==> flow/design.v <==
module ALU(Ain,Bin,ALUop,out,Z);
input [15:0] Ain, Bin;
input [1:0] ALUop;
output [15:0] out;
output Z;
assign out = (ALUop == 2'b00) ? (Ain + Bin) : (ALUop == 2'b01) ? (Ain - Bin) : (ALUop == 2'b10) ? (Ain & Bin) : (~Bin) ;
assign Z =  (out == 16'b0000000000000000) ?  1'b1 : 1'b0;
endmodule
module regfile(data_in,writenum,write,readnum,clk,data_out);
input [15:0] data_in;
input [2:0] writenum, readnum;
input write, clk;
output [15:0] data_out;
reg [15:0] R[7:0];  
reg [15:0] data_out;
always_ff @ (posedge clk)
begin 
if (write)  
    R[writenum] <= data_in;   
end  
assign data_out = R[readnum];  
endmodule
module shifter(in,shift,sout);
input [15:0] in;
input [1:0] shift;
output [15:0] sout;
reg [15:0] sout;
always_comb 
begin 
    if (shift == 2'b00)
        sout = in;
    else if (shift == 2'b01)
        sout = in << 1;
    else if (shift == 2'b10)
        sout = in >> 1;
    else if (shift == 2'b11)
    begin
      sout = in >> 1;
      sout[15] = in[15];
    end 
    else 
    sout = 16'bxxxxxxxxxxxxxxxx;
end 
endmodule
module datapath (clk, writenum, readnum, write, datapath_in, vsel, loada, loadb, loadc, shift, asel, bsel, ALUop, loads, Z_out, datapath_out);
input write, clk, loada, loadb, loadc, asel, bsel, loads, vsel;
input [1:0] ALUop, shift;
input [2:0] writenum, readnum;
input [15:0] datapath_in;
output Z_out;
output [15:0] datapath_out;
wire [15:0] data_in;
reg[15:0] aloaded, in;
wire [15:0] Bin, Ain;
reg Z_out;
reg [15:0] datapath_out;
wire [15:0] data_out, sout, out;
wire Z;
assign data_in = vsel ? datapath_in : datapath_out;  
regfile REGFILE(data_in, writenum, write, readnum, clk, data_out);  
always_ff @(posedge clk)  
begin
if (loada == 1) 
begin
 aloaded <= data_out ;
end
end 
always_ff @(posedge clk)  
begin
if (loadb == 1) 
begin
 in <= data_out ;
end
end 
shifter SHIFTER(in,shift,sout);
assign Bin = bsel ? ({11'b0, datapath_in[4:0]}) : sout ;  
assign Ain = asel ? (16'b0000000000000000) : aloaded ;
ALU alu(Ain,Bin,ALUop,out,Z);  
always_ff @(posedge clk)  
begin
if (loads == 1) 
begin
 Z_out <= Z ;
end
end 
always_ff @(posedge clk)  
begin
if (loadc == 1) 
begin
 datapath_out <= out ;
end
end 
endmodule 
# Reports on datapath
# Tool output for the design above before and after an edit, in the order of the flow.
# Lines under "orig" count in the file above, lines under "edited" in the edited file.
# "diff" is "edited" less "orig", of the values as shown; "rel_change_pct" is that difference over "orig", in percent.
# Operators carry their Yosys type and port widths (W data, S select, Z words).
# Library cell names are shortened.
# Not given: --
# setup
top	datapath
clk_port	clk
cell_library	sky130hd
lib_corner	tt_025C_1v80

# The edit
# Unified diff, file above to edited file.
# The edit is scripted: it alters the design's behaviour and was not made to optimise anything.
# begin of diff
@@ -4,5 +4,5 @@
 output [15:0] out;
 output Z;
-assign out = (ALUop == 2'b00) ? (Ain + Bin) : (ALUop == 2'b01) ? (Ain - Bin) : (ALUop == 2'b10) ? (Ain & Bin) : (~Bin) ;
+assign out = (ALUop == 2'b00) ? (Ain + Bin) : (ALUop == 2'b01) ? (Ain - Bin) : (~Bin) ;
 assign Z =  (out == 16'b0000000000000000) ?  1'b1 : 1'b0;
 endmodule
# end of diff

# After elaboration
# Source: Yosys, flattened and elaborated, memories not mapped. Widths are those after wreduce; folded enables and synchronous resets count as part of the registers. Registers that Yosys merges into a memory's read port (data or address) are not register bits. Print and check cells do not count. Equal cells are merged and count once.
# Yosys's memory passes give these memory sizes; they may raise the number of words (mostly to a power of two), join words into wider ones and drop unused or constant bits.
# op_classes
item	orig	edited	diff	rel_change_pct
add_sub_neg	2	2	0	0.00
equal	5	4	-1	-20.00
muxes	15	14	-1	-6.67
logic	2	1	-1	-50.00
n_reduce_logical	3	3	0	0.00
# op_table
cell	orig	edited	diff	rel_change_pct
$mux W16	10	9	-1	-10.00
$eq A2 B2 Y1 const B	3	2	-1	-33.33
$and A16 B16 Y16	1	0	-1	-100.00
$mux W1	3	3	0	0.00
$eq A2 B1 Y1 const B	2	2	0	0.00
$logic_not A2 Y1	2	2	0	0.00
$add A16 B16 Y16	1	1	0	0.00
$logic_not A16 Y1	1	1	0	0.00
$mux W15	1	1	0	0.00
$mux W3	1	1	0	0.00
$not A16 Y16	1	1	0	0.00
$sub A16 B16 Y16	1	1	0	0.00
# bits
item	orig	edited	diff	rel_change_pct
ff_bits	49	49	0	0.00
ram_bits	128	128	0	0.00
n_memories	1	1	0	0.00
input_bits	35	35	0	0.00
out_inout_bits	17	17	0	0.00
word_cells	32	29	-3	-9.38
# mem_list
item	orig	edited
mem_shapes	REGFILE.R 8x16 r1 w1	REGFILE.R 8x16 r1 w1

# Logic depth
# Longest topological path by Yosys (ltp), each cell counted once; first at word level (registers and memories cut), then after technology mapping (sequential cells cut; the memories' decode and read muxes count).
# depth
item	orig	edited	diff	rel_change_pct
ltp_word	12	11	-1	-8.33
abc_area	0	0	--	--
depth_mapped	18	19	1	5.56
mapped_depth_nobuf	15	16	1	6.67

# Synthesis result
# Source: synth_stat.txt of the flow (Yosys; design flattened, memories mapped). It holds for the ABC_AREA given above (unset counts as 0); a run with the other value may have another netlist.
# mapped
item	orig	edited	diff	rel_change_pct
mapped_cells	664	597	-67	-10.09
area_um2	9191.3	8715.9	-475.4	-5.17
seq_area_um2	5315.1	5315.1	0.0	0.00
ffs	177	177	0	0.00
# by_type
type	orig	edited	diff	rel_change_pct
nor2_1	50	33	-17	-34.00
nand3_1	15	5	-10	-66.67
a211oi_1	2	12	10	500.00
o21ai_0	23	17	-6	-26.09
buf_2	6	1	-5	-83.33
and3_1	5	0	-5	-100.00
nor3_1	14	10	-4	-28.57
xnor2_1	8	12	4	50.00
a21o_1	6	2	-4	-66.67
nand3b_1	4	0	-4	-100.00
mux4_2	35	32	-3	-8.57
ha_1	29	26	-3	-10.34
clkbuf_1	21	18	-3	-14.29
o211ai_1	7	4	-3	-42.86
o2111ai_1	4	1	-3	-75.00
a22oi_1	3	0	-3	-100.00
o221ai_1	3	0	-3	-100.00
xor2_1	1	4	3	300.00
# Not every row of either side is listed.
# The figures by module come from a second, unflattened synthesis with its own total; it is not the netlist above.
# unflattened
item	orig	edited	diff	rel_change_pct
hier_cells	688	619	-69	-10.03
hier_area_um2	9544.2	9166.3	-377.9	-3.96
# Rows give one instance, submodules left out.
# by_module_orig
mod	instances	cells	area_um2	mod_seq_area_um2
regfile	1	198	4973.5	3843.7
ALU	1	336	2255.9	0.0
datapath	1	102	1974.4	1471.4
shifter	1	52	340.3	0.0
# by_module_edited
mod	instances	cells	area_um2	mod_seq_area_um2
regfile	1	198	4973.5	3843.7
datapath	1	102	1974.4	1471.4
ALU	1	267	1878.1	0.0
shifter	1	52	340.3	0.0

# Timing after synthesis
# Path of least setup slack by OpenSTA after synthesis, without wires, with an ideal clock, recovery checks aside; 20% of the period is set as input and as output delay. Where synthesis merged equal registers, the netlist keeps one of their names.
# synth_timing
item	orig	edited	diff	rel_change_pct
path_kind	input to register	input to register	--	--
from	input shift[0]	input bsel	--	--
to	register Z_out	register Z_out	--	--
period_ps	5500	5500	0	0.00
in_delay_ps	1100	1100	0	0.00
setup_time_ps	170	170	0	--
t_first_pin_ps	1100	1100	0	0.00
arrival_ps	5107	4959	-148	-2.90
required_time_ps	5330	5330	0	0.00
slack_ps	223	371	148	--
path_delay_ps	4177	4029	-148	-3.54
path_stages	16	15	-1	-6.25
n_path_buf	1	1	0	0.00
period_less_setup_slack_ps	5277	5129	-148	-2.80
# "path_delay_ps" = arrival - input delay + setup time.
# "path_stages": output pins that drive a net of the path, with the launching flip-flop's if there is one; two outputs of one cell count as two.
# "period_less_setup_slack_ps" is the clock period less the worst setup slack; recovery checks do not enter. This is arithmetic on one report: input and output delays are still those of the set period (20% each).
# The rows between start and end are the longest chain of elaborated cells between them; the timing report does not say that the signal goes this way. Where chains are equally long, one stands for them.
# A line is the first line of the expression or statement that the cell stems from. Yosys adds cells for indexed reads and writes and turns some case tables into memories.
# synth_between_orig
cell_sequence	buf_6 or3b_4 a2bb2oi_2 ha_1 inv_1 fa_1 a21o_1 a311oi_1 o22ai_2 o41ai_2 o31ai_1 mux2_4 a211o_1 or4_1 or4_1 nor4_2
elab_chain_cells	12
cone_cells	19
cone_lines	7
cone_classes	add/sub: 2; eq/ne: 3; mux: 10; logic: 2; reduce/logical: 2
# synth_rtl_orig
item	line	source
start, declared	47	input [1:0] ALUop, shift;
$eq A2 B2 Y1	36	else if (shift == 2'b11)
$mux W15	36
$mux W16	34	else if (shift == 2'b10)
$mux W16	32	else if (shift == 2'b01)
$mux W16	30	if (shift == 2'b00)
$mux W16	76	assign Bin = bsel ? ({11'b0, datapath_in[4:0]}) : sout ;
$not A16 Y16	6	assign out = (ALUop == 2'b00) ? (Ain + Bin) : (ALUop == 2'b01) ? (Ain - Bin) : (ALUop == 2'b10) ? (Ain & Bin) ...
$mux W16 (3 in a row)	6
$logic_not A16 Y1	7	assign Z =  (out == 16'b0000000000000000) ?  1'b1 : 1'b0;
$mux W1	7
end, assigned	83	Z_out <= Z ;
end, declared	50	output Z_out;
# Nets of the timed path that keep an RTL name, with a line that drives or declares them; the list need not be complete.
# synth_nets_orig
signal	line
alu.out[12]	6
# synth_between_edited
cell_sequence	buf_1 clkinv_1 mux2_2 fa_1 a21oi_1 nor2_1 o31a_1 a211oi_1 mux2i_1 xor2_1 mux2_2 or4b_1 or4_1 or4_1 nor4_2
elab_chain_cells	6
cone_cells	8
cone_lines	3
cone_classes	add/sub: 2; mux: 4; logic: 1; reduce/logical: 1
# synth_rtl_edited
item	line	source
start, declared	46	input write, clk, loada, loadb, loadc, asel, bsel, loads, vsel;
$mux W16	76	assign Bin = bsel ? ({11'b0, datapath_in[4:0]}) : sout ;
$sub A16 B16 Y16	6	assign out = (ALUop == 2'b00) ? (Ain + Bin) : (ALUop == 2'b01) ? (Ain - Bin) : (~Bin) ;
$mux W16 (2 in a row)	6
$logic_not A16 Y1	7	assign Z =  (out == 16'b0000000000000000) ?  1'b1 : 1'b0;
$mux W1	7
end, assigned	83	Z_out <= Z ;
end, declared	50	output Z_out;
# synth_nets_edited
signal	line
alu.out[6]	6

# Path in the finished layout
# From the final timing report of the runs of pair A: the path of least setup slack in the routed layout; clock arrival at registers is part of the times.
# The report prints the path's times to 10 ps; the period is as set.
# layout_timing
item	orig	edited	diff	rel_change_pct
path_kind	input to register	input to register	--	--
from	input bsel	input shift[0]	--	--
to	register Z_out	register Z_out	--	--
period_ps	5500	5500	0	0.00
in_delay_ps	1100	1100	0	0.00
setup_time_ps	170	180	10	--
t_first_pin_ps	1100	1100	0	0.00
arrival_ps	5490	5570	80	1.46
required_time_ps	5750	5740	-10	-0.17
slack_ps	260	170	-90	--
path_stages	16	16	0	0.00
n_path_buf	3	1	-2	-66.67
# The rows between start and end are the longest chain of elaborated cells between them; the timing report does not say that the signal goes this way. Where chains are equally long, one stands for them.
# layout_between_orig
cell_sequence	clkdlybuf4s50_1 inv_1 buf_4 mux2i_1 ha_1 a21o_1 buf_4 o211ai_1 o22ai_2 o41ai_4 o31ai_2 mux2_4 a211o_1 or4_1 or4_4 nor4_2
elab_chain_cells	7
cone_cells	10
cone_lines	3
cone_classes	add/sub: 2; mux: 5; logic: 2; reduce/logical: 1
# layout_rtl_orig
item	line	source
start, declared	46	input write, clk, loada, loadb, loadc, asel, bsel, loads, vsel;
$mux W16	76	assign Bin = bsel ? ({11'b0, datapath_in[4:0]}) : sout ;
$not A16 Y16	6	assign out = (ALUop == 2'b00) ? (Ain + Bin) : (ALUop == 2'b01) ? (Ain - Bin) : (ALUop == 2'b10) ? (Ain & Bin) ...
$mux W16 (3 in a row)	6
$logic_not A16 Y1	7	assign Z =  (out == 16'b0000000000000000) ?  1'b1 : 1'b0;
$mux W1	7
end, assigned	83	Z_out <= Z ;
end, declared	50	output Z_out;
# Nets of the timed path that keep an RTL name, with a line that drives or declares them; the list need not be complete.
# layout_nets_orig
signal	line
alu.out[12]	6
# layout_between_edited
cell_sequence	clkdlybuf4s50_1 mux2i_1 o21ai_0 mux2_2 fa_1 a21oi_2 nor2_1 o31a_1 a211oi_1 mux2i_1 xor2_1 mux2_2 or4b_1 or4_1 or4_1 nor4_2
elab_chain_cells	11
cone_cells	17
cone_lines	7
cone_classes	add/sub: 2; eq/ne: 3; mux: 9; logic: 1; reduce/logical: 2
# layout_rtl_edited
item	line	source
start, declared	47	input [1:0] ALUop, shift;
$eq A2 B2 Y1	36	else if (shift == 2'b11)
$mux W15	36
$mux W16	34	else if (shift == 2'b10)
$mux W16	32	else if (shift == 2'b01)
$mux W16	30	if (shift == 2'b00)
$mux W16	76	assign Bin = bsel ? ({11'b0, datapath_in[4:0]}) : sout ;
$sub A16 B16 Y16	6	assign out = (ALUop == 2'b00) ? (Ain + Bin) : (ALUop == 2'b01) ? (Ain - Bin) : (~Bin) ;
$mux W16 (2 in a row)	6
$logic_not A16 Y1	7	assign Z =  (out == 16'b0000000000000000) ?  1'b1 : 1'b0;
$mux W1	7
end, assigned	83	Z_out <= Z ;
end, declared	50	output Z_out;
# layout_nets_edited
signal	line
alu.out[6]	6

# Flow runs
# Runs of the flow (Yosys, OpenROAD) on both versions; the two runs of a pair have the same settings. The constraints put input and output delay at 20% of the set period each and load the outputs with 0.01 pF.
# settings_pair_A
CORE_UTILIZATION	40
period_ns	5.5
CAP_MARGIN	20
CORE_MARGIN	2
SLEW_MARGIN	20
# measured_pair_A
item	orig	edited	diff	rel_change_pct
synthArea_um2	9191.3	8715.9	-475.4	-5.17
die_area_um2	24206.7	22987.1	-1219.6	-5.04
cell_area_final_um2	11220.8	10636.5	-584.3	-5.21
utilization_pct	49.7	49.2	-0.5	--
fin_ws_ps	259	165	-94	--
setup_tns_ps	0	0	0	--
hold_ws_ps	712	710	-2	--
fin_power_mw	3.473	3.338	-0.135	-3.89
period_reached_ps	5241	5335	94	1.79
# settings_pair_B
CELL_PAD_IN_SITES_GLOBAL_PLACEMENT	1
CORE_UTILIZATION	47
CTS_CLUSTER_SIZE	41
PLACE_DENSITY	0.75
period_ns	8.13
CAP_MARGIN	20
CORE_MARGIN	2
SLEW_MARGIN	20
# measured_pair_B
item	orig	edited	diff	rel_change_pct
synthArea_um2	9191.3	8715.9	-475.4	-5.17
die_area_um2	20689.9	19649.0	-1040.9	-5.03
cell_area_final_um2	10616.4	10110.9	-505.5	-4.76
utilization_pct	54.9	55.9	1.0	--
fin_ws_ps	1707	1874	167	--
setup_tns_ps	0	0	0	--
hold_ws_ps	740	715	-25	--
fin_power_mw	2.298	2.242	-0.056	-2.44
period_reached_ps	6423	6256	-167	-2.60
# By "period_reached_ps" is meant the clock period of the run minus its worst setup slack. This is arithmetic on one report: input and output delays are still those of the set period (20% each).
# "fin_power_mw": no workload was simulated; the value follows from the tool's default switching activity.
